==> flow/design.v <==
module PC(
    input [31:0]npc,
    input clk,
    input rst_n,
    input stall_PC,
    output [31:0]pc
);
reg rst_n_reg;
reg [31:0]pc_reg;
assign pc=pc_reg;
always@(posedge clk)
begin
    rst_n_reg<=rst_n;    
end
always@(posedge clk or negedge rst_n)
begin
    if(~rst_n)
    begin
        pc_reg <= 0;
    end
    else if(~rst_n_reg)
    begin
        pc_reg <=0;
    end
    else if(stall_PC)
    begin
        pc_reg<=pc_reg;
    end
    else
    begin
        pc_reg <= npc;
    end
end
endmodule
module NPC(
    input [31:0]pc,
    input [31:0]c,
    input npc_op,
    output [31:0]pc_4,
    output [31:0]npc
);
reg [31:0]pc_4_reg;
reg [31:0]npc_reg;
assign pc_4=pc_4_reg;
assign npc=npc_reg;
always@(*)
begin
    pc_4_reg=pc+4;
end
always@(*)
begin
    case (npc_op)
        1'b0:
        begin
            npc_reg=pc+4;
        end 
        1'b1:
        begin
            npc_reg=c;
        end
        default: npc_reg=pc+4;
    endcase
end
endmodule
module RF(
    input [31:0]wD,
    input rst_n,
    input [4:0]wR,
    input [4:0]rR1,
    input [4:0]rR2,
    input we,
    input clk,
    output [31:0]rD1,
    output [31:0]rD2,
    output wire [31:0]rdata_19
);
reg [31:0]dataReg[31:0];
assign rD1 = (rR1 == 5'b0)?32'b0:dataReg[rR1];
assign rD2 = (rR2 == 5'b0)?32'b0:dataReg[rR2];
assign rdata_19 = dataReg[19];
always @(posedge clk or negedge rst_n) 
begin
    if(!rst_n)
    begin
        dataReg[0]  <= 32'b0;
        dataReg[1]  <= 32'b0;
        dataReg[2]  <= 32'b0;
        dataReg[3]  <= 32'b0;
        dataReg[4]  <= 32'b0;
        dataReg[5]  <= 32'b0;
        dataReg[6]  <= 32'b0;
        dataReg[7]  <= 32'b0;
        dataReg[8]  <= 32'b0;
        dataReg[9]  <= 32'b0;
        dataReg[10] <= 32'b0;
        dataReg[11] <= 32'b0;
        dataReg[12] <= 32'b0;
        dataReg[13] <= 32'b0;
        dataReg[14] <= 32'b0;
        dataReg[15] <= 32'b0;
        dataReg[16] <= 32'b0;
        dataReg[17] <= 32'b0;
        dataReg[18] <= 32'b0;
        dataReg[19] <= 32'b0;
        dataReg[20] <= 32'b0;
        dataReg[21] <= 32'b0;
        dataReg[22] <= 32'b0;
        dataReg[23] <= 32'b0;
        dataReg[24] <= 32'b0;
        dataReg[25] <= 32'b0;
        dataReg[26] <= 32'b0;
        dataReg[27] <= 32'b0;
        dataReg[28] <= 32'b0;
        dataReg[29] <= 32'b0;
        dataReg[30] <= 32'b0;
        dataReg[31] <= 32'b0;
    end
    else if(we && wR<32)
    begin
        dataReg[wR]<=wD;    
    end    
end
endmodule
module SEXT(
    input [24:0]din,
    input [2:0]sext_op,
    output [31:0]ext
);
reg [31:0] ext_reg;
assign ext=ext_reg;
always@(*)
begin
    case (sext_op)
        3'b000: 
        begin
            ext_reg={{20{din[24]}},din[24:13]};
        end
        3'b001: 
        begin
            ext_reg={{20{din[24]}},din[24:18],din[4:0]};
        end
        3'b010: 
        begin
            ext_reg={din[24:5],{12{1'b0}}};
        end
        3'b011: 
        begin
            ext_reg={{12{din[24]}},din[12:5],din[13],din[23:14],1'b0};
        end
        3'b100:
        begin
            ext_reg={{20{din[24]}},din[0],din[23:18],din[4:1],1'b0};
        end
        default: 
            ext_reg={{7{1'b0}},din[24:0]};
    endcase
end
endmodule
module Control(
    input [31:0]inst,
    input breq,
    input brlt,
    output npc_op,
    output rf_we,
    output brun,
    output asel,
    output bsel,
    output [1:0]wbsel,
    output dram_we,
    output [3:0]alu_op,
    output [2:0]sext_op,
    output reg rR1_use,
    output reg rR2_use
);
wire [10:0] op;
reg npc_op_reg;
reg rf_we_reg;
reg asel_reg;
reg bsel_reg;
reg [1:0]wbsel_reg;
reg dram_we_reg;
reg [3:0]alu_op_reg;
reg [2:0]sext_op_reg;
assign npc_op=npc_op_reg;
assign rf_we=rf_we_reg;
assign asel=asel_reg;
assign bsel=bsel_reg;
assign wbsel=wbsel_reg;
assign dram_we=dram_we_reg;
assign alu_op=alu_op_reg;
assign sext_op=sext_op_reg;
assign op = {inst[30],inst[14:12],inst[6:0]};
always@(*)
begin
    case (op)
        11'b00001100111:
        begin
            npc_op_reg=1;
        end
        11'b10001100111:
        begin
            npc_op_reg=1;
        end
        11'b00001100011:
        begin
            if (breq==1) 
            begin
                npc_op_reg=1;    
            end
            else
            begin
                npc_op_reg=0;
            end
        end
        11'b10001100011:
        begin
            if (breq==1) 
            begin
                npc_op_reg=1;    
            end
            else
            begin
                npc_op_reg=0;
            end
        end
        11'b00011100011:
        begin
            if (breq==1) 
            begin
                npc_op_reg=0;    
            end
            else
            begin
                npc_op_reg=1;
            end
        end
        11'b10011100011:
        begin
            if (breq==1) 
            begin
                npc_op_reg=0;    
            end
            else
            begin
                npc_op_reg=1;
            end
        end
        11'b01001100011:
        begin
            if (brlt==1) 
            begin
                npc_op_reg=1;    
            end
            else
            begin
                npc_op_reg=0;
            end
        end
        11'b11001100011:
        begin
            if (brlt==1) 
            begin
                npc_op_reg=1;    
            end
            else
            begin
                npc_op_reg=0;
            end
        end
        11'b01011100011:
        begin
            if (brlt==1) 
            begin
                npc_op_reg=0;    
            end
            else
            begin
                npc_op_reg=1;
            end
        end
        11'b11011100011:
        begin
            if (brlt==1) 
            begin
                npc_op_reg=0;    
            end
            else
            begin
                npc_op_reg=1;
            end
        end
        default:
        begin
            case (op[6:0])
                7'b1101111: 
                begin
                    npc_op_reg=1;
                end
                default: npc_op_reg=0;
            endcase
        end
    endcase
end
always@(*)
begin
    sext_op_reg=0;
    case(op)
        11'b00000110011:
        begin
            alu_op_reg=0;
            rf_we_reg=1;
            asel_reg=1;
            bsel_reg=0;
            dram_we_reg=0;
            wbsel_reg=1;
            rR1_use=1;
            rR2_use=1;
        end
        11'b10000110011:
        begin
            alu_op_reg=1;
            rf_we_reg=1;
            asel_reg=1;
            bsel_reg=0;
            dram_we_reg=0;
            wbsel_reg=1;
            rR1_use=1;
            rR2_use=1;
        end
        11'b01110110011:
        begin
            alu_op_reg=2;
            rf_we_reg=1;
            asel_reg=1;
            bsel_reg=0;
            dram_we_reg=0;
            wbsel_reg=1;
            rR1_use=1;
            rR2_use=1;
        end
        11'b01100110011:
        begin
            alu_op_reg=3;
            rf_we_reg=1;
            asel_reg=1;
            bsel_reg=0;
            dram_we_reg=0;
            wbsel_reg=1;
            rR1_use=1;
            rR2_use=1;
        end
        11'b01000110011:
        begin
            alu_op_reg=4;
            rf_we_reg=1;
            asel_reg=1;
            bsel_reg=0;
            dram_we_reg=0;
            wbsel_reg=1;
            rR1_use=1;
            rR2_use=1;
        end
        11'b00010110011:
        begin
            alu_op_reg=5;
            rf_we_reg=1;
            asel_reg=1;
            bsel_reg=0;
            dram_we_reg=0;
            wbsel_reg=1;
            rR1_use=1;
            rR2_use=1;
        end
        11'b01010110011:
        begin
            alu_op_reg=6;
            rf_we_reg=1;
            asel_reg=1;
            bsel_reg=0;
            dram_we_reg=0;
            wbsel_reg=1;
            rR1_use=1;
            rR2_use=1;
        end
        11'b11010110011:
        begin
            alu_op_reg=7;
            rf_we_reg=1;
            asel_reg=1;
            bsel_reg=0;
            dram_we_reg=0;
            wbsel_reg=1;
            rR1_use=1;
            rR2_use=1;
        end
        11'b00000010011:
        begin
            alu_op_reg=0;
            sext_op_reg=0;
            rf_we_reg=1;
            asel_reg=1;
            bsel_reg=1;
            dram_we_reg=0;
            wbsel_reg=1;
            rR1_use=1;
            rR2_use=0;
        end
        11'b10000010011:
        begin
            alu_op_reg=0;
            sext_op_reg=0;
            rf_we_reg=1;
            asel_reg=1;
            bsel_reg=1;
            dram_we_reg=0;
            wbsel_reg=1;
            rR1_use=1;
            rR2_use=0;
        end
        11'b01110010011:
        begin
            alu_op_reg=2;
            sext_op_reg=0;
            rf_we_reg=1;
            asel_reg=1;
            bsel_reg=1;
            dram_we_reg=0;
            wbsel_reg=1;
            rR1_use=1;
            rR2_use=0;
        end
        11'b11110010011:
        begin
            alu_op_reg=2;
            sext_op_reg=0;
            rf_we_reg=1;
            asel_reg=1;
            bsel_reg=1;
            dram_we_reg=0;
            wbsel_reg=1;
            rR1_use=1;
            rR2_use=0;
        end
        11'b01100010011:
        begin
            alu_op_reg=3;
            sext_op_reg=0;
            rf_we_reg=1;
            asel_reg=1;
            bsel_reg=1;
            dram_we_reg=0;
            wbsel_reg=1;
            rR1_use=1;
            rR2_use=0;
        end
        11'b11100010011:
        begin
            alu_op_reg=3;
            sext_op_reg=0;
            rf_we_reg=1;
            asel_reg=1;
            bsel_reg=1;
            dram_we_reg=0;
            wbsel_reg=1;
            rR1_use=1;
            rR2_use=0;
        end
        11'b01000010011:
        begin
            alu_op_reg=4;
            sext_op_reg=0;
            rf_we_reg=1;
            asel_reg=1;
            bsel_reg=1;
            dram_we_reg=0;
            wbsel_reg=1;
            rR1_use=1;
            rR2_use=0;
        end
        11'b11000010011:
        begin
            alu_op_reg=4;
            sext_op_reg=0;
            rf_we_reg=1;
            asel_reg=1;
            bsel_reg=1;
            dram_we_reg=0;
            wbsel_reg=1;
            rR1_use=1;
            rR2_use=0;
        end
        11'b00010010011:
        begin
            alu_op_reg=5;
            sext_op_reg=0;
            rf_we_reg=1;
            asel_reg=1;
            bsel_reg=1;
            dram_we_reg=0;
            wbsel_reg=1;
            rR1_use=1;
            rR2_use=0;
        end
        11'b01010010011:
        begin
            alu_op_reg=6;
            sext_op_reg=0;
            rf_we_reg=1;
            asel_reg=1;
            bsel_reg=1;
            dram_we_reg=0;
            wbsel_reg=1;
            rR1_use=1;
            rR2_use=0;
        end
        11'b11010010011:
        begin
            alu_op_reg=7;
            sext_op_reg=0;
            rf_we_reg=1;
            asel_reg=1;
            bsel_reg=1;
            dram_we_reg=0;
            wbsel_reg=1;
            rR1_use=1;
            rR2_use=0;
        end
        11'b00100000011:
        begin
            alu_op_reg=0;
            sext_op_reg=0;
            rf_we_reg=1;
            asel_reg=1;
            bsel_reg=1;
            dram_we_reg=0;
            wbsel_reg=2;
            rR1_use=1;
            rR2_use=0;
        end
        11'b10100000011:
        begin
            alu_op_reg=0;
            sext_op_reg=0;
            rf_we_reg=1;
            asel_reg=1;
            bsel_reg=1;
            dram_we_reg=0;
            wbsel_reg=2;
            rR1_use=1;
            rR2_use=0;
        end
        11'b00001100111:
        begin
            alu_op_reg=0;
            sext_op_reg=0;
            rf_we_reg=1;
            asel_reg=1;
            bsel_reg=1;
            dram_we_reg=0;
            wbsel_reg=0;
            rR1_use=1;
            rR2_use=0;
        end
        11'b10001100111:
        begin
            alu_op_reg=0;
            sext_op_reg=0;
            rf_we_reg=1;
            asel_reg=1;
            bsel_reg=1;
            dram_we_reg=0;
            wbsel_reg=0;
            rR1_use=1;
            rR2_use=0;
        end
        11'b00100100011:
        begin
            alu_op_reg=0;
            sext_op_reg=1;
            rf_we_reg=0;
            asel_reg=1;
            bsel_reg=1;
            dram_we_reg=1;
            wbsel_reg=1;
            rR1_use=1;
            rR2_use=1;
        end
        11'b10100100011:
        begin
            alu_op_reg=0;
            sext_op_reg=1;
            rf_we_reg=0;
            asel_reg=1;
            bsel_reg=1;
            dram_we_reg=1;
            wbsel_reg=1;
            rR1_use=1;
            rR2_use=1;
        end
        11'b00001100011:
        begin
            alu_op_reg=0;
            sext_op_reg=4;
            rf_we_reg=0;
            asel_reg=0;
            bsel_reg=1;
            dram_we_reg=0;
            wbsel_reg=1;
            rR1_use=1;
            rR2_use=1;
        end
        11'b10001100011:
        begin
            alu_op_reg=0;
            sext_op_reg=4;
            rf_we_reg=0;
            asel_reg=0;
            bsel_reg=1;
            dram_we_reg=0;
            wbsel_reg=1;
            rR1_use=1;
            rR2_use=1;
        end
        11'b00011100011:
        begin
            alu_op_reg=0;
            sext_op_reg=4;
            rf_we_reg=0;
            asel_reg=0;
            bsel_reg=1;
            dram_we_reg=0;
            wbsel_reg=1;
            rR1_use=1;
            rR2_use=1;
        end
        11'b10011100011:
        begin
            alu_op_reg=0;
            sext_op_reg=4;
            rf_we_reg=0;
            asel_reg=0;
            bsel_reg=1;
            dram_we_reg=0;
            wbsel_reg=1;
            rR1_use=1;
            rR2_use=1;
        end
        11'b01001100011:
        begin
            alu_op_reg=0;
            sext_op_reg=4;
            rf_we_reg=0;
            asel_reg=0;
            bsel_reg=1;
            dram_we_reg=0;
            wbsel_reg=1;
            rR1_use=1;
            rR2_use=1;
        end
        11'b11001100011:
        begin
            alu_op_reg=0;
            sext_op_reg=4;
            rf_we_reg=0;
            asel_reg=0;
            bsel_reg=1;
            dram_we_reg=0;
            wbsel_reg=1;
            rR1_use=1;
            rR2_use=1;
        end
        11'b01011100011:
        begin
            alu_op_reg=0;
            sext_op_reg=4;
            rf_we_reg=0;
            asel_reg=0;
            bsel_reg=1;
            dram_we_reg=0;
            wbsel_reg=1;
            rR1_use=1;
            rR2_use=1;
        end
        11'b11011100011:
        begin
            alu_op_reg=0;
            sext_op_reg=4;
            rf_we_reg=0;
            asel_reg=0;
            bsel_reg=1;
            dram_we_reg=0;
            wbsel_reg=1;
            rR1_use=1;
            rR2_use=1;
        end
        default:
        begin
            case (op[6:0])
                7'b0110111: 
                begin
                    alu_op_reg=8;
                    sext_op_reg=2;
                    rf_we_reg=1;
                    asel_reg=0;
                    bsel_reg=1;
                    dram_we_reg=0;
                    wbsel_reg=1;
                    rR1_use=0;
                    rR2_use=0;
                end
                7'b1101111: 
                begin
                    alu_op_reg=0;
                    sext_op_reg=3;
                    rf_we_reg=1;
                    asel_reg=0;
                    bsel_reg=1;
                    dram_we_reg=0;
                    wbsel_reg=0;
                    rR1_use=0;
                    rR2_use=0;
                end
                default:
                begin
                    alu_op_reg=15;
                    sext_op_reg=0;
                    rf_we_reg=0;
                    asel_reg=1;
                    bsel_reg=0;
                    dram_we_reg=0;
                    wbsel_reg=1;
                    rR1_use=0;
                    rR2_use=0;
                end
            endcase
        end
    endcase
end
endmodule
module BC(
    input [31:0]a,
    input [31:0]b,
    input BrUn,
    output BrEq,
    output BrLt
);
reg BrEq_reg;
reg BrLt_reg;
assign BrEq = BrEq_reg;
assign BrLt = BrLt_reg;
always@(*)
begin
    if(a==b)
    begin
        BrEq_reg = 1;
        BrLt_reg = 0;
    end
    else if($signed(a)<$signed(b))
    begin
        BrLt_reg = 1;
        BrEq_reg = 0;
    end
    else
    begin
        BrEq_reg = 0;
        BrLt_reg = 0;
    end
end
endmodule
module ALU(
    input [31:0]a,
    input [31:0]b,
    input [3:0]op,
    output [31:0]c
);
reg [31:0]c_reg;
wire [4:0] shift;
assign c=c_reg;
assign shift = b[4:0];
always@(*)
begin
    case(op)
        4'b0000:
        begin
            c_reg=a+b;
        end
        4'b0001:
        begin
            c_reg=a-b;
        end
        4'b0010:
        begin
            c_reg=a&b;
        end
        4'b0011:
        begin
            c_reg=a|b;
        end
        4'b0100:
        begin
            c_reg=a^b;
        end
        4'b0101:
        begin
            case(shift)
                5'd00: c_reg = a;
                5'd01: c_reg = a << 01;
                5'd02: c_reg = a << 02;
                5'd03: c_reg = a << 03;
                5'd04: c_reg = a << 04;
                5'd05: c_reg = a << 05;
                5'd06: c_reg = a << 06;
                5'd07: c_reg = a << 07;
                5'd08: c_reg = a << 08;
                5'd09: c_reg = a << 09;
                5'd10: c_reg = a << 10;
                5'd11: c_reg = a << 11;
                5'd12: c_reg = a << 12;
                5'd13: c_reg = a << 13;
                5'd14: c_reg = a << 14;
                5'd15: c_reg = a << 15;
                5'd16: c_reg = a << 16;
                5'd17: c_reg = a << 17;
                5'd18: c_reg = a << 18;
                5'd19: c_reg = a << 19;
                5'd20: c_reg = a << 20;
                5'd21: c_reg = a << 21;
                5'd22: c_reg = a << 22;
                5'd23: c_reg = a << 23;
                5'd24: c_reg = a << 24;
                5'd25: c_reg = a << 25;
                5'd26: c_reg = a << 26;
                5'd27: c_reg = a << 27;
                5'd28: c_reg = a << 28;
                5'd29: c_reg = a << 29;
                5'd30: c_reg = a << 30;
                5'd31: c_reg = a << 31;
                default: c_reg = a;
            endcase
        end
        4'b0110:
        begin
            case(shift)
                5'd00: c_reg = a;
                5'd01: c_reg = a >> 01;
                5'd02: c_reg = a >> 02;
                5'd03: c_reg = a >> 03;
                5'd04: c_reg = a >> 04;
                5'd05: c_reg = a >> 05;
                5'd06: c_reg = a >> 06;
                5'd07: c_reg = a >> 07;
                5'd08: c_reg = a >> 08;
                5'd09: c_reg = a >> 09;
                5'd10: c_reg = a >> 10;
                5'd11: c_reg = a >> 11;
                5'd12: c_reg = a >> 12;
                5'd13: c_reg = a >> 13;
                5'd14: c_reg = a >> 14;
                5'd15: c_reg = a >> 15;
                5'd16: c_reg = a >> 16;
                5'd17: c_reg = a >> 17;
                5'd18: c_reg = a >> 18;
                5'd19: c_reg = a >> 19;
                5'd20: c_reg = a >> 20;
                5'd21: c_reg = a >> 21;
                5'd22: c_reg = a >> 22;
                5'd23: c_reg = a >> 23;
                5'd24: c_reg = a >> 24;
                5'd25: c_reg = a >> 25;
                5'd26: c_reg = a >> 26;
                5'd27: c_reg = a >> 27;
                5'd28: c_reg = a >> 28;
                5'd29: c_reg = a >> 29;
                5'd30: c_reg = a >> 30;
                5'd31: c_reg = a >> 31;
                default: c_reg = a;
            endcase
        end
        4'b0111:
        begin
            case(shift)
                5'd00: c_reg = a;
                5'd01: c_reg = $signed(a) >>> 01;
                5'd02: c_reg = $signed(a) >>> 02;
                5'd03: c_reg = $signed(a) >>> 03;
                5'd04: c_reg = $signed(a) >>> 04;
                5'd05: c_reg = $signed(a) >>> 05;
                5'd06: c_reg = $signed(a) >>> 06;
                5'd07: c_reg = $signed(a) >>> 07;
                5'd08: c_reg = $signed(a) >>> 08;
                5'd09: c_reg = $signed(a) >>> 09;
                5'd10: c_reg = $signed(a) >>> 10;
                5'd11: c_reg = $signed(a) >>> 11;
                5'd12: c_reg = $signed(a) >>> 12;
                5'd13: c_reg = $signed(a) >>> 13;
                5'd14: c_reg = $signed(a) >>> 14;
                5'd15: c_reg = $signed(a) >>> 15;
                5'd16: c_reg = $signed(a) >>> 16;
                5'd17: c_reg = $signed(a) >>> 17;
                5'd18: c_reg = $signed(a) >>> 18;
                5'd19: c_reg = $signed(a) >>> 19;
                5'd20: c_reg = $signed(a) >>> 20;
                5'd21: c_reg = $signed(a) >>> 21;
                5'd22: c_reg = $signed(a) >>> 22;
                5'd23: c_reg = $signed(a) >>> 23;
                5'd24: c_reg = $signed(a) >>> 24;
                5'd25: c_reg = $signed(a) >>> 25;
                5'd26: c_reg = $signed(a) >>> 26;
                5'd27: c_reg = $signed(a) >>> 27;
                5'd28: c_reg = $signed(a) >>> 28;
                5'd29: c_reg = $signed(a) >>> 29;
                5'd30: c_reg = $signed(a) >>> 30;
                5'd31: c_reg = $signed(a) >>> 31;
                default: c_reg = a;
            endcase
        end
        4'b1000:
        begin
            c_reg=b;
        end
        default:c_reg=a;
    endcase
end
endmodule
module hazard_ctrl(
    input   [4:0] wR_EX,
    input   [4:0] wR_MEM,
    input   [4:0] wR_WB,
    input   rf_we_EX,
    input   rf_we_MEM,
    input   rf_we_WB,
    input   [4:0] rR1_ID,
    input   [4:0] rR2_ID,
    input   rR1_use,
    input   rR2_use,
    input   [31:0] pc4_EX,
    input   [31:0] c_EX,
    input   [31:0] wD_MEM,
    input   [31:0] wD_WB,
    input   [1:0] WBsel_EX,
    input   npc_op_EX,
    output  reg [31:0] rD1_fw,
    output  reg [31:0] rD2_fw,
    output  rD1_fw_op,
    output  rD2_fw_op,
    output  reg stall_PC,
    output  reg stall_IF_ID,
    output  reg flush_IF_ID,
    output  reg flush_ID_EX
);
wire [31:0] wD_EX = (WBsel_EX==0)?pc4_EX:c_EX;
wire r1_wb_hazard_EX,r1_wb_hazard_MEM,r1_wb_hazard_WB;
wire r2_wb_hazard_EX,r2_wb_hazard_MEM,r2_wb_hazard_WB;
assign rD1_fw_op=((r1_wb_hazard_EX&(WBsel_EX!=1))|r1_wb_hazard_MEM|r1_wb_hazard_WB);
assign rD2_fw_op=((r2_wb_hazard_EX&(WBsel_EX!=1))|r2_wb_hazard_MEM|r2_wb_hazard_WB);
assign r1_wb_hazard_EX = ((wR_EX==rR1_ID)&rf_we_EX&rR1_use&(wR_EX!=5'b0));
assign r1_wb_hazard_MEM= ((wR_MEM==rR1_ID)&rf_we_MEM&rR1_use&(wR_MEM!=5'b0));
assign r1_wb_hazard_WB = ((wR_WB==rR1_ID)&rf_we_WB&rR1_use&(wR_WB!=5'b0));
assign r2_wb_hazard_EX = ((wR_EX==rR2_ID)&rf_we_EX&rR2_use&(wR_EX!=5'b0));
assign r2_wb_hazard_MEM= ((wR_MEM==rR2_ID)&rf_we_MEM&rR2_use&(wR_MEM!=5'b0));
assign r2_wb_hazard_WB = ((wR_WB==rR2_ID)&rf_we_WB&rR2_use&(wR_WB!=5'b0));
always@(*)
begin
    if(r1_wb_hazard_EX) rD1_fw=wD_EX;
    else if(r1_wb_hazard_MEM) rD1_fw=wD_MEM;
    else if(r1_wb_hazard_WB) rD1_fw=wD_WB;
    else    rD1_fw=0;
end
always@(*)
begin
    if(r2_wb_hazard_EX) rD2_fw=wD_EX;
    else if(r2_wb_hazard_MEM) rD2_fw=wD_MEM;
    else if(r2_wb_hazard_WB) rD2_fw=wD_WB;
    else    rD2_fw=0;
end
wire load_hazard = ((r1_wb_hazard_EX | r2_wb_hazard_EX)&(WBsel_EX==1));
always@(*)
begin
    if(load_hazard) stall_PC=1;
    else    stall_PC=0;
end
always@(*)
begin
    if(load_hazard) stall_IF_ID=1;
    else    stall_IF_ID=0;
end
wire ctrl_hazard = npc_op_EX;
always@(*)
begin
    if(ctrl_hazard) flush_IF_ID=1;
    else    flush_IF_ID=0;
end
always@(*)
begin
    if(ctrl_hazard) flush_ID_EX=1;
    else if(load_hazard)    flush_ID_EX=1;
    else    flush_ID_EX=0;
end
endmodule
module Reg_IF_ID(
    input   clk,
    input   rst_n,
    input   [31:0]inst_IF,
    input   [31:0]pc_IF,
    input   [31:0]pc4_IF,
    input   stall_IF_ID,
    input   flush_IF_ID,
    output  reg [31:0]inst_ID,
    output  reg [31:0]pc_ID,
    output  reg [31:0]pc4_ID
);
always@(posedge clk or negedge rst_n)
begin
    if(~rst_n)
    begin
        inst_ID<=0;
    end
    else if(flush_IF_ID)
    begin
        inst_ID<=0;
    end
    else if(stall_IF_ID)
    begin
        inst_ID<=inst_ID;
    end
    else
    begin
        inst_ID<=inst_IF;
    end
end
always@(posedge clk or negedge rst_n)
begin
    if(~rst_n)
    begin
        pc_ID<=0;
    end
    else if(flush_IF_ID)
    begin
        pc_ID<=0;
    end
    else if(stall_IF_ID)
    begin
        pc_ID<=pc_ID;
    end
    else
    begin
        pc_ID<=pc_IF;
    end
end
always@(posedge clk or negedge rst_n)
begin
    if(~rst_n)
    begin
        pc4_ID<=0;
    end
    else if(flush_IF_ID)
    begin
        pc4_ID<=0;
    end
    else if(stall_IF_ID)
    begin
        pc4_ID<=pc4_ID;
    end
    else
    begin
        pc4_ID<=pc4_IF;
    end
end
endmodule
module Reg_ID_EX(
    input   clk,
    input   rst_n,
    input   [31:0]pc_ID,
    input   [31:0]pc4_ID,
    input   [31:0]rD1_ID,
    input   [31:0]rD2_ID,
    input   [31:0]ext_ID,
    input   [4:0]wR_ID,
    input   Bsel_ID,
    input   Asel_ID,
    input   [3:0]Alu_op_ID,
    input   RF_we_ID,
    input   Dram_we_ID,
    input   [1:0]WBsel_ID,
    input   npc_op_ID,
    input   flush_ID_EX,
    input   [31:0]rD1_fw,
    input   [31:0]rD2_fw,
    input   rD1_fw_op,
    input   rD2_fw_op,
    output  reg [31:0]pc_EX,
    output  reg [31:0]pc4_EX,
    output  reg [31:0]rD1_EX,
    output  reg [31:0]rD2_EX,
    output  reg [31:0]ext_EX,
    output  reg [4:0]wR_EX,
    output  reg Bsel_EX,
    output  reg Asel_EX,
    output  reg [3:0]Alu_op_EX,
    output  reg RF_we_EX,
    output  reg Dram_we_EX,
    output  reg [1:0]WBsel_EX,
    output  reg npc_op_EX
);
always@(posedge clk or negedge rst_n)
begin
    if(~rst_n)
    begin
        npc_op_EX<=0;
    end
    else
    begin
        npc_op_EX<=npc_op_ID;
    end
end
always@(posedge clk or negedge rst_n)
begin
    if(~rst_n)
    begin
        WBsel_EX<=0;
    end
    else if(flush_ID_EX)
    begin
        WBsel_EX<=0;
    end
    else
    begin
        WBsel_EX<=WBsel_ID;
    end
end
always@(posedge clk or negedge rst_n)
begin
    if(~rst_n)
    begin
        Dram_we_EX<=0;
    end
    else if(flush_ID_EX)
    begin
        Dram_we_EX<=0;
    end
    else
    begin
        Dram_we_EX<=Dram_we_ID;
    end
end
always@(posedge clk or negedge rst_n)
begin
    if(~rst_n)
    begin
        RF_we_EX<=0;
    end
    else if(flush_ID_EX)
    begin
        RF_we_EX<=0;
    end
    else
    begin
        RF_we_EX<=RF_we_ID;
    end
end
always@(posedge clk or negedge rst_n)
begin
    if(~rst_n)
    begin
        Alu_op_EX<=0;
    end
    else if(flush_ID_EX)
    begin
        Alu_op_EX<=0;
    end
    else
    begin
        Alu_op_EX<=Alu_op_ID;
    end
end
always@(posedge clk or negedge rst_n)
begin
    if(~rst_n)
    begin
        Asel_EX<=0;
    end
    else
    begin
        Asel_EX<=Asel_ID;
    end
end
always@(posedge clk or negedge rst_n)
begin
    if(~rst_n)
    begin
        Bsel_EX<=0;
    end
    else
    begin
        Bsel_EX<=Bsel_ID;
    end
end
always@(posedge clk or negedge rst_n)
begin
    if(~rst_n)
    begin
        wR_EX<=0;
    end
    else
    begin
        wR_EX<=wR_ID;
    end
end
always@(posedge clk or negedge rst_n)
begin
    if(~rst_n)
    begin
        pc_EX<=0;
    end
    else
    begin
        pc_EX<=pc_ID;
    end
end
always@(posedge clk or negedge rst_n)
begin
    if(~rst_n)
    begin
        pc4_EX<=0;
    end
    else
    begin
        pc4_EX<=pc4_ID;
    end
end
always@(posedge clk or negedge rst_n)
begin
    if(~rst_n)
    begin
        rD1_EX<=0;
    end
    else if(rD1_fw_op)
    begin
        rD1_EX<=rD1_fw;
    end
    else
    begin
        rD1_EX<=rD1_ID;
    end
end
always@(posedge clk or negedge rst_n)
begin
    if(~rst_n)
    begin
        rD2_EX<=0;
    end
    else if(rD2_fw_op)
    begin
        rD2_EX<=rD2_fw;
    end
    else
    begin
        rD2_EX<=rD2_ID;
    end
end
always@(posedge clk or negedge rst_n)
begin
    if(~rst_n)
    begin
        ext_EX<=0;
    end
    else
    begin
        ext_EX<=ext_ID;
    end
end
endmodule
module Reg_EX_MEM(
    input   clk,
    input   rst_n,
    input   [31:0]pc4_EX,
    input   [31:0]c_EX,
    input   [31:0]rD2_EX,
    input   [4:0]wR_EX,
    input   RF_we_EX,
    input   Dram_we_EX,
    input   [1:0]WBsel_EX,
    output  reg [31:0] pc4_MEM,
    output  reg [31:0] c_MEM,
    output  reg [31:0] rD2_MEM,
    output  reg [4:0] wR_MEM,
    output  reg RF_we_MEM,
    output  reg Dram_we_MEM,
    output  reg [1:0] WBsel_MEM
);
always@(posedge clk or negedge rst_n)
begin
    if(~rst_n)
    begin
        rD2_MEM<=0;
    end
    else
    begin
        rD2_MEM<=rD2_EX;
    end
end
always@(posedge clk or negedge rst_n)
begin
    if(~rst_n)
    begin
        pc4_MEM<=0;
    end
    else
    begin
        pc4_MEM<=pc4_EX;
    end
end
always@(posedge clk or negedge rst_n)
begin
    if(~rst_n)
    begin
        c_MEM<=0;
    end
    else
    begin
        c_MEM<=c_EX;
    end
end
always@(posedge clk or negedge rst_n)
begin
    if(~rst_n)
    begin
        wR_MEM<=0;
    end
    else
    begin
        wR_MEM<=wR_EX;
    end
end
always@(posedge clk or negedge rst_n)
begin
    if(~rst_n)
    begin
        RF_we_MEM<=0;
    end
    else
    begin
        RF_we_MEM<=RF_we_EX;
    end
end
always@(posedge clk or negedge rst_n)
begin
    if(~rst_n)
    begin
        Dram_we_MEM<=0;
    end
    else
    begin
        Dram_we_MEM<=Dram_we_EX;
    end
end
always@(posedge clk or negedge rst_n)
begin
    if(~rst_n)
    begin
        WBsel_MEM<=0;
    end
    else
    begin
        WBsel_MEM<=WBsel_EX;
    end
end
endmodule
module Reg_MEM_WB(
    input   clk,
    input   rst_n,
    input   [31:0]RF_wd_MEM,
    input   [4:0]wR_MEM,
    input   RF_we_MEM,
    output  reg [31:0] RF_wd_WB,
    output  reg [4:0] wR_WB,
    output  reg RF_we_WB
);
always@(posedge clk or negedge rst_n)
begin
    if(~rst_n)
    begin
        RF_wd_WB<=0;
    end
    else
    begin
        RF_wd_WB<=RF_wd_MEM;
    end
end
always@(posedge clk or negedge rst_n)
begin
    if(~rst_n)
    begin
        wR_WB<=0;
    end
    else
    begin
        wR_WB<=wR_MEM;
    end
end
always@(posedge clk or negedge rst_n)
begin
    if(~rst_n)
    begin
        RF_we_WB<=0;
    end
    else
    begin
        RF_we_WB<=RF_we_MEM;
    end
end
endmodule
module cpu_top(
    input wire clk,
    input wire rst_n,
    input wire [31:0] rData,
    input wire [31:0] inst,
    output wire [31:0] pc,
    output wire [31:0] display,
    output wire [31:0] addr,
    output wire [31:0] wData,
    output wire wen,
    output wire [31:0] rdata_19
);
wire [31:0] rdata_19_out;
assign rdata_19 = rdata_19_out;
assign display = inst;
wire [31:0] npc;
wire npc_op;
wire [31:0] pc_4;
wire [2:0] sext_op;
wire [31:0] ext;
wire rf_we;
wire [31:0] regData_1;
wire [31:0] regData_2;
wire [31:0] regData_wb;
wire brun;
wire breq;
wire brlt;
wire bsel;
wire asel;
wire [31:0] alu_a;
wire [31:0] alu_b;
wire [31:0] alu_c;
wire [3:0] alu_op;
wire dram_we;
wire [31:0] dram_rd;
wire [1:0] wbsel;
assign alu_a = (Asel_EX_con==1)?rD1_EX_con:pc_EX_con;
assign alu_b = (Bsel_EX_con==1)?ext_EX_con:rD2_EX_con;
assign regData_wb = (WBsel_MEM_con==0)?pc4_MEM_con:((WBsel_MEM_con==1)?c_MEM_con:dram_rd);
assign addr=c_MEM_con;
assign wData=rD2_MEM_con;
assign wen = Dram_we_MEM_con;
assign dram_rd=rData;
wire [31:0]inst_ID_con;
wire [31:0]pc_ID_con,pc_EX_con;
wire [31:0]pc4_ID_con,pc4_EX_con,pc4_MEM_con;
wire [31:0]rD1_EX_con,rD2_EX_con,rD2_MEM_con;
wire [31:0]ext_EX_con;
wire [4:0]wR_EX_con,wR_MEM_con,wR_WB_con;
wire Asel_EX_con,Bsel_EX_con;
wire [3:0]Alu_op_EX_con;
wire RF_we_EX_con,RF_we_MEM_con,RF_we_WB_con;
wire Dram_we_EX_con,Dram_we_MEM_con;
wire [1:0]WBsel_EX_con,WBsel_MEM_con;
wire [31:0]c_MEM_con;
wire [31:0]RF_wd_WB_con;
wire [31:0]rD1_fw_con,rD2_fw_con;
wire stall_PC_con,stall_IF_ID_con;
wire flush_IF_ID_con,flush_ID_EX_con;
wire rD1_fw_op_con,rD2_fw_op_con;
wire rR1_use_con,rR2_use_con;
wire npc_op_EX_con;
hazard_ctrl U_hazard_ctrl(
    .wR_EX(wR_EX_con),
    .wR_MEM(wR_MEM_con),
    .wR_WB(wR_WB_con),
    .rf_we_EX(RF_we_EX_con),
    .rf_we_MEM(RF_we_MEM_con),
    .rf_we_WB(RF_we_WB_con),
    .rR1_ID(inst_ID_con[19:15]),
    .rR2_ID(inst_ID_con[24:20]),
    .pc4_EX(pc4_EX_con),
    .c_EX(alu_c),
    .wD_MEM(regData_wb),
    .wD_WB(RF_wd_WB_con),
    .WBsel_EX(WBsel_EX_con),
    .npc_op_EX(npc_op_EX_con),
    .rR1_use(rR1_use_con),
    .rR2_use(rR2_use_con),
    .rD1_fw(rD1_fw_con),
    .rD2_fw(rD2_fw_con),
    .rD1_fw_op(rD1_fw_op_con),
    .rD2_fw_op(rD2_fw_op_con),
    .stall_PC(stall_PC_con),
    .stall_IF_ID(stall_IF_ID_con),
    .flush_IF_ID(flush_IF_ID_con),
    .flush_ID_EX(flush_ID_EX_con)
);
NPC npcImpl(
    .pc(pc),
    .c(alu_c),
    .npc_op(npc_op_EX_con),
    .pc_4(pc_4),
    .npc(npc)
);
PC pcImpl(
    .pc(pc),
    .clk(clk),
    .rst_n(rst_n),
    .stall_PC(stall_PC_con),
    .npc(npc)
);
Reg_IF_ID U_Reg_IF_ID(
    .clk(clk),
    .rst_n(rst_n),
    .inst_IF(inst),
    .pc_IF(pc),
    .pc4_IF(pc_4),
    .stall_IF_ID(stall_IF_ID_con),
    .flush_IF_ID(flush_IF_ID_con),
    .inst_ID(inst_ID_con),
    .pc_ID(pc_ID_con),
    .pc4_ID(pc4_ID_con)
);
RF rfImpl(
    .wD(RF_wd_WB_con),
    .wR(wR_WB_con),
    .rR1(inst_ID_con[19:15]),
    .rR2(inst_ID_con[24:20]),
    .we(RF_we_WB_con),
    .clk(clk),
    .rst_n(rst_n),
    .rD1(regData_1),
    .rD2(regData_2),
    .rdata_19(rdata_19_out)
);
SEXT sextImpl(
    .din(inst_ID_con[31:7]),
    .sext_op(sext_op),
    .ext(ext)
);
Reg_ID_EX U_Reg_ID_EX(
    .clk(clk),
    .rst_n(rst_n),
    .pc_ID(pc_ID_con),
    .pc4_ID(pc4_ID_con),
    .rD1_ID(regData_1),
    .rD2_ID(regData_2),
    .ext_ID(ext),
    .wR_ID(inst_ID_con[11:7]),
    .Bsel_ID(bsel),
    .Asel_ID(asel),
    .Alu_op_ID(alu_op),
    .RF_we_ID(rf_we),
    .Dram_we_ID(dram_we),
    .WBsel_ID(wbsel),
    .npc_op_ID(npc_op),
    .flush_ID_EX(flush_ID_EX_con),
    .rD1_fw(rD1_fw_con),
    .rD2_fw(rD2_fw_con),
    .rD1_fw_op(rD1_fw_op_con),
    .rD2_fw_op(rD2_fw_op_con),
    .npc_op_EX(npc_op_EX_con),
    .pc_EX(pc_EX_con),
    .pc4_EX(pc4_EX_con),
    .rD1_EX(rD1_EX_con),
    .rD2_EX(rD2_EX_con),
    .ext_EX(ext_EX_con),
    .wR_EX(wR_EX_con),
    .Bsel_EX(Bsel_EX_con),
    .Asel_EX(Asel_EX_con),
    .Alu_op_EX(Alu_op_EX_con),
    .RF_we_EX(RF_we_EX_con),
    .Dram_we_EX(Dram_we_EX_con),
    .WBsel_EX(WBsel_EX_con)
);
BC bcImpl(
    .a(regData_1),
    .b(regData_2),
    .BrUn(brun),
    .BrEq(breq),
    .BrLt(brlt)
);
ALU aluImpl(
    .a(alu_a),
    .b(alu_b),
    .op(Alu_op_EX_con),
    .c(alu_c)
);
Reg_EX_MEM U_Reg_EX_MEM(
    .clk(clk),
    .rst_n(rst_n),
    .pc4_EX(pc4_EX_con),
    .c_EX(alu_c),
    .rD2_EX(rD2_EX_con),
    .wR_EX(wR_EX_con),
    .RF_we_EX(RF_we_EX_con),
    .Dram_we_EX(Dram_we_EX_con),
    .WBsel_EX(WBsel_EX_con),
    .pc4_MEM(pc4_MEM_con),
    .c_MEM(c_MEM_con),
    .rD2_MEM(rD2_MEM_con),
    .wR_MEM(wR_MEM_con),
    .RF_we_MEM(RF_we_MEM_con),
    .Dram_we_MEM(Dram_we_MEM_con),
    .WBsel_MEM(WBsel_MEM_con)
);
Reg_MEM_WB U_Reg_MEM_WB(
    .clk(clk),
    .rst_n(rst_n),
    .RF_wd_MEM(regData_wb),
    .wR_MEM(wR_MEM_con),
    .RF_we_MEM(RF_we_MEM_con),
    .RF_wd_WB(RF_wd_WB_con),
    .wR_WB(wR_WB_con),
    .RF_we_WB(RF_we_WB_con)
);
Control controlImpl(
    .inst(inst_ID_con),
    .breq(breq),
    .brlt(brlt),
    .npc_op(npc_op),
    .rf_we(rf_we),
    .brun(brun),
    .asel(asel),
    .bsel(bsel),
    .wbsel(wbsel),
    .dram_we(dram_we),
    .alu_op(alu_op),
    .sext_op(sext_op),
    .rR1_use(rR1_use_con),
    .rR2_use(rR2_use_con)
);
endmodule
# == From RTL to reports: cpu_top ==
# Module cpu_top before and after one edit of its RTL, step after step.
# Lines under "before" count in the file above, lines under "after" in the edited file.
# "diff": "after" minus "before" as printed here. "change_rel_pct": 100 x difference / "before".
# Library cell names are shortened.
# Not given: --
# inputs
top_module,cpu_top
clock,clk
library,sky130hd
pvt_corner,tt_025C_1v80

# == The edit ==
# The edit as a unified diff against the file above.
# The edit is scripted: it alters the design's behaviour and was not made to optimise anything.
# begin of diff
@@ -1377,15 +1377,5 @@
     output  reg RF_we_WB
 );
-always@(posedge clk or negedge rst_n)
-begin
-    if(~rst_n)
-    begin
-        RF_wd_WB<=0;
-    end
-    else
-    begin
-        RF_wd_WB<=RF_wd_MEM;
-    end
-end
+always @(*) RF_wd_WB = RF_wd_MEM;
 always@(posedge clk or negedge rst_n)
 begin
# end of diff

# == Word level ==
# Source: Yosys, flattened and elaborated. Widths are those after wreduce. Registers that Yosys merges into a memory's read port (data or address) are not register bits. Print and check cells do not count. Equal cells are merged and count once.
# op_classes
element,before,after,diff,change_rel_pct
addsub,3,3,0,0.00
compare,2,2,0,0.00
eq_ne,183,183,0,0.00
muxes,61,61,0,0.00
n_logic,30,30,0,0.00
reduce_logical,66,66,0,0.00
# Unchanged operator kinds not shown: 70.
# word_totals
element,before,after,diff,change_rel_pct
regBits,1440,1408,-32,-2.22
out_inout_bits,161,161,0,0.00
word_cells,404,403,-1,-0.25

# == Depth ==
# Yosys ltp: most cells in a row. Word level: on the elaborated netlist, between registers, memories and ports. Mapped: between sequential cells and ports; inverters and the memories' decode and read muxes count.
# logic_depth
element,before,after,diff,change_rel_pct
depth_word,10,10,0,0.00
ABC_AREA,0,0,--,--
mapped_depth,27,26,-1,-3.70
ltp_nobuf,20,23,3,15.00

# == Netlist ==
# Yosys stat after the flow's synthesis: flattened, memories mapped to cells. It holds for the ABC_AREA given above (unset counts as 0); a run with the other value may have another netlist.
# by_type
cell_type,before,after,diff,change_rel_pct
mux2_2,1005,14,-991,-98.61
o21ai_0,259,1222,963,371.81
nand2_1,586,1431,845,144.20
a22oi_1,664,400,-264,-39.76
clkbuf_1,569,682,113,19.86
a221oi_1,194,307,113,58.25
a22o_1,170,253,83,48.82
nor2_1,345,412,67,19.42
buf_1,93,54,-39,-41.94
nand3_1,144,181,37,25.69
dfrtp_1,1439,1407,-32,-2.22
nor3_1,156,125,-31,-19.87
o211ai_1,27,58,31,114.81
o31ai_1,24,49,25,104.17
o22ai_1,193,171,-22,-11.40
nand4_1,151,169,18,11.92
a21oi_1,393,408,15,3.82
a221o_1,25,10,-15,-60.00
# Unchanged cell types not shown: 16.
# Not every row of either side is listed.
# mapped
element,before,after,diff,change_rel_pct
cell_count,7772,8701,929,11.95
synth_area_um2,80161.9,76856.2,-3305.7,-4.12
seqArea_um2,36055.8,35255.1,-800.7,-2.22
flip_flops,1441,1409,-32,-2.22
buffers,798,888,90,11.28
# The figures by module come from a second, unflattened synthesis with its own total; it is not the netlist above.
# unflattened
element,before,after,diff,change_rel_pct
hier_cells,8552,8552,0,0.00
area_unflattened_um2,86641.8,86081.3,-560.5,-0.65
# Each row is one instance without its submodules.
# by_module_before
module,n_inst,n_cells,mod_area_um2,mod_seq_area_um2
RF,1,4705,51953.6,24823.8
ALU,1,2006,12562.0,0.0
Reg_ID_EX,1,256,5542.8,4404.2
Reg_IF_ID,1,310,3910.0,2402.3
Reg_EX_MEM,1,105,2627.5,2627.5
hazard_ctrl,1,337,2376.0,0.0
cpu_top,1,211,2025.7,0.0
PC,1,104,1423.9,820.8
NPC,1,178,1188.6,0.0
Reg_MEM_WB,1,38,950.9,950.9
BC,1,117,840.8,0.0
SEXT,1,119,774.5,0.0
Control,1,66,465.4,0.0
# by_module_after
module,n_inst,n_cells,mod_area_um2,mod_seq_area_um2
RF,1,4705,51953.6,24823.8
ALU,1,2006,12562.0,0.0
Reg_ID_EX,1,256,5542.8,4404.2
Reg_IF_ID,1,310,3910.0,2402.3
Reg_EX_MEM,1,105,2627.5,2627.5
hazard_ctrl,1,337,2376.0,0.0
cpu_top,1,211,2025.7,0.0
PC,1,104,1423.9,820.8
NPC,1,178,1188.6,0.0
BC,1,117,840.8,0.0
SEXT,1,119,774.5,0.0
Control,1,66,465.4,0.0
Reg_MEM_WB,1,38,390.4,150.1

# == Path before layout ==
# Path of least setup slack by OpenSTA after synthesis, without wires, with an ideal clock, recovery checks aside; 20% of the period is set as input and as output delay. Where synthesis merged equal registers, the netlist keeps one of their names.
# synth_timing
element,before,after,diff,change_rel_pct
path_kind,reg2reg,reg2reg,--,--
start,register U_Reg_ID_EX.Bsel_EX,register U_Reg_ID_EX.Bsel_EX,--,--
end,register U_Reg_ID_EX.rD2_EX[16],register pcImpl.pc_reg[21],--,--
tclk_ns,8.5,8.5,0.0,0.00
launch_ns,0.000,0.000,0.000,--
t_arrival_ns,5.014,5.251,0.237,4.73
required_ns,8.371,8.368,-0.003,-0.04
setup_slack_ns,3.356,3.117,-0.239,--
delay_ns,5.143,5.383,0.240,4.67
driving_pins,23,27,4,17.39
path_buffers,7,4,-3,-42.86
period_less_setup_slack_ns,5.144,5.383,0.239,4.65
# "delay_ns" is the arrival time less input delay plus setup time.
# "driving_pins": output pins that drive a net of the path, with the launching flip-flop's if there is one; two outputs of one cell count as two.
# "period_less_setup_slack_ns" is the clock period less the worst setup slack; recovery checks do not enter. This is arithmetic on one report: input and output delays are still those of the set period (20% each).
# The rows between start and end are the longest chain of elaborated cells between them; the timing report does not say that the signal goes this way. Where chains are equally long, one stands for them.
# A line is the first line of the expression or statement that the cell stems from. Yosys adds cells for indexed reads and writes and turns some case tables into memories.
# At most two assigning lines are given for a register; there are more.
# synth_via_before
path_cell_list,dfrtp_1 buf_6 buf_6 mux2i_4 inv_2 buf_6 buf_2 buf_2 buf_2 buf_2 ha_1 mux2_2 ha_1 a21o_1 a22o_1 a2111oi_1 a21oi_1 or3_1 a31oi_1 a21oi_1 o21ai_1 nor2_1 o41a_1
elab_chain_cells,7
cells_between,45
# synth_rtl_before
element,line,source
"start, declared",1097,"output  reg Bsel_EX,"
"start, assigned",1191,Bsel_EX<=0;
"start, assigned",1195,Bsel_EX<=Bsel_ID;
32-bit 2-to-1 mux,1450,assign alu_b = (Bsel_EX_con==1)?ext_EX_con:rD2_EX_con;
5-bit == test,881,case(shift)
32-bit case mux with 32-bit select,881,
32-bit case mux with 9-bit select,782,case(op)
32-bit 2-to-1 mux,951,wire [31:0] wD_EX = (WBsel_EX==0)?pc4_EX:c_EX;
32-bit 2-to-1 mux,971,if(r2_wb_hazard_EX) rD2_fw=wD_EX;
32-bit 2-to-1 mux,1252,else if(rD2_fw_op)
"end, assigned",1254,rD2_EX<=rD2_fw;
"end, assigned",1258,rD2_EX<=rD2_ID;
"end, declared",1094,"output  reg [31:0]rD2_EX,"
# synth_via_after
path_cell_list,dfrtp_1 buf_4 buf_6 mux2_2 inv_1 ha_1 clkbuf_1 inv_1 nor2_1 nand3_1 nor2_1 nand3_1 nor2_1 a21oi_1 xnor2_1 ha_1 clkbuf_1 a21oi_1 o21ai_0 a21o_1 a221o_1 or3_1 a31oi_1 a21oi_1 o21a_1 a221oi_1 nor2_1
elab_chain_cells,7
cells_between,45
# synth_rtl_after
element,line,source
"start, declared",1097,"output  reg Bsel_EX,"
"start, assigned",1191,Bsel_EX<=0;
"start, assigned",1195,Bsel_EX<=Bsel_ID;
32-bit 2-to-1 mux,1440,assign alu_b = (Bsel_EX_con==1)?ext_EX_con:rD2_EX_con;
5-bit == test,881,case(shift)
32-bit case mux with 32-bit select,881,
32-bit case mux with 9-bit select,782,case(op)
32-bit case mux with 2-bit select,52,case (npc_op)
32-bit 2-to-1 mux,25,else if(stall_PC)
32-bit 2-to-1 mux,21,else if(~rst_n_reg)
"end, assigned",27,pc_reg<=pc_reg;
"end, assigned",31,pc_reg <= npc;
"end, declared",9,reg [31:0]pc_reg;

# == Worst path after layout ==
# Path of least setup slack in the final report of the runs of set A (OpenROAD, finished layout, wires in). Where an end is a register, its clock arrival counts in the times.
# layout_timing
element,before,after,diff,change_rel_pct
path_kind,reg2reg,reg2reg,--,--
start,register U_Reg_IF_ID.inst_ID[16],register U_Reg_IF_ID.inst_ID[16],--,--
end,register U_Reg_ID_EX.npc_op_EX,register U_Reg_ID_EX.npc_op_EX,--,--
tclk_ns,7.41,7.41,0.00,0.00
launch_ns,0.83,0.80,-0.03,-3.61
t_arrival_ns,7.47,7.23,-0.24,-3.21
required_ns,8.12,8.15,0.03,0.37
setup_slack_ns,0.65,0.92,0.27,--
driving_pins,17,21,4,23.53
path_buffers,1,2,1,100.00
# The rows between start and end are the longest chain of elaborated cells between them; the timing report does not say that the signal goes this way. Where chains are equally long, one stands for them.
# At most two assigning lines are given for a register; there are more.
# layout_via_before
path_cell_list,dfrtp_1 nand3_1 nor2_4 buf_4 a22o_1 a221oi_1 nand4_1 nor3_1 nor2_1 ha_1 nand4_1 nor3_1 nand3_1 a211oi_2 nor3_1 mux2i_1 nand3_1
elab_chain_cells,8
cells_between,44
# layout_rtl_before
element,line,source
"start, declared",1008,"output  reg [31:0]inst_ID,"
"start, assigned",1024,inst_ID<=inst_ID;
"start, assigned",1028,inst_ID<=inst_IF;
5-bit == test,78,assign rD1 = (rR1 == 5'b0)?32'b0:dataReg[rR1];
32-bit case mux with 31-bit select,78,
32-bit 2-to-1 mux,78,
32-bit < comparator,758,else if($signed(a)<$signed(b))
1-bit 2-to-1 mux,758,
1-bit 2-to-1 mux,753,if(a==b)
1-bit 2-to-1 mux,283,if (brlt==1)
1-bit case mux with 5-bit select,195,case (op)
"end, assigned",1109,npc_op_EX<=0;
"end, assigned",1113,npc_op_EX<=npc_op_ID;
"end, declared",1103,output  reg npc_op_EX
# layout_via_after
path_cell_list,dfrtp_1 or3_1 nor2_4 buf_4 buf_4 a22o_1 a221oi_1 nand3_1 nor3_1 a31oi_1 ha_1 a21o_1 a21o_1 a21o_1 a21o_1 a21o_1 a21oi_1 nand4_1 mux2i_1 nor3_1 o31ai_1
elab_chain_cells,8
cells_between,44
# layout_rtl_after
element,line,source
"start, declared",1008,"output  reg [31:0]inst_ID,"
"start, assigned",1024,inst_ID<=inst_ID;
"start, assigned",1028,inst_ID<=inst_IF;
5-bit == test,78,assign rD1 = (rR1 == 5'b0)?32'b0:dataReg[rR1];
32-bit case mux with 31-bit select,78,
32-bit 2-to-1 mux,78,
32-bit < comparator,758,else if($signed(a)<$signed(b))
1-bit 2-to-1 mux,758,
1-bit 2-to-1 mux,753,if(a==b)
1-bit 2-to-1 mux,283,if (brlt==1)
1-bit case mux with 5-bit select,195,case (op)
"end, assigned",1109,npc_op_EX<=0;
"end, assigned",1113,npc_op_EX<=npc_op_ID;
"end, declared",1103,output  reg npc_op_EX

# == Flow runs ==
# Both versions went through the flow (Yosys, OpenROAD) with the same settings in each pair. Constraints: input delay and output delay 20% of the set period each, output load 0.01 pF.
# settings_set_A
CORE_UTILIZATION,30
PLACE_DENSITY,0.38
period_ns,7.41
CAP_MARGIN,20
CORE_MARGIN,2
SLEW_MARGIN,20
# results_set_A
element,before,after,diff,change_rel_pct
synthesis_area_um2,80161.9,76856.2,-3305.7,-4.12
design.die.area_um2,271358.0,260253.0,-11105.0,-4.09
finalCellArea_um2,94834.7,91536.5,-3298.2,-3.48
final_util_frac,0.357,0.36,0.003,--
worst_setup_slack_ns,0.654,0.920,0.266,--
final_setup_tns_ns,0.000,0.000,0.000,--
hold_ws_ns,0.343,0.355,0.012,--
design_power_mw,19.439,25.798,6.359,32.71
period_reached_ns,6.756,6.490,-0.266,-3.94
# settings_set_B
ABC_AREA,0
CAP_MARGIN,35
CELL_PAD_IN_SITES_DETAIL_PLACEMENT,2
CORE_UTILIZATION,31
HOLD_SLACK_MARGIN,0.09
MAX_ROUTING_LAYER,met5
PLACE_DENSITY_LB_ADDON,0.23
SETUP_SLACK_MARGIN,-0.96
period_ns,12.7
CORE_MARGIN,2
SLEW_MARGIN,20
# results_set_B
element,before,after,diff,change_rel_pct
synthesis_area_um2,80161.9,76856.2,-3305.7,-4.12
design.die.area_um2,262672.0,251924.0,-10748.0,-4.09
finalCellArea_um2,93658.6,90036.4,-3622.2,-3.87
final_util_frac,0.365,0.366,0.001,--
worst_setup_slack_ns,5.640,4.878,-0.762,--
final_setup_tns_ns,0.000,0.000,0.000,--
hold_ws_ns,0.357,0.358,0.001,--
design_power_mw,11.131,14.617,3.486,31.32
period_reached_ns,7.060,7.822,0.762,10.79
# By "period_reached_ns" is meant the clock period of the run minus its worst setup slack. This is arithmetic on one report: input and output delays are still those of the set period (20% each).
# "design_power_mw": no workload was simulated; the value follows from the tool's default switching activity.
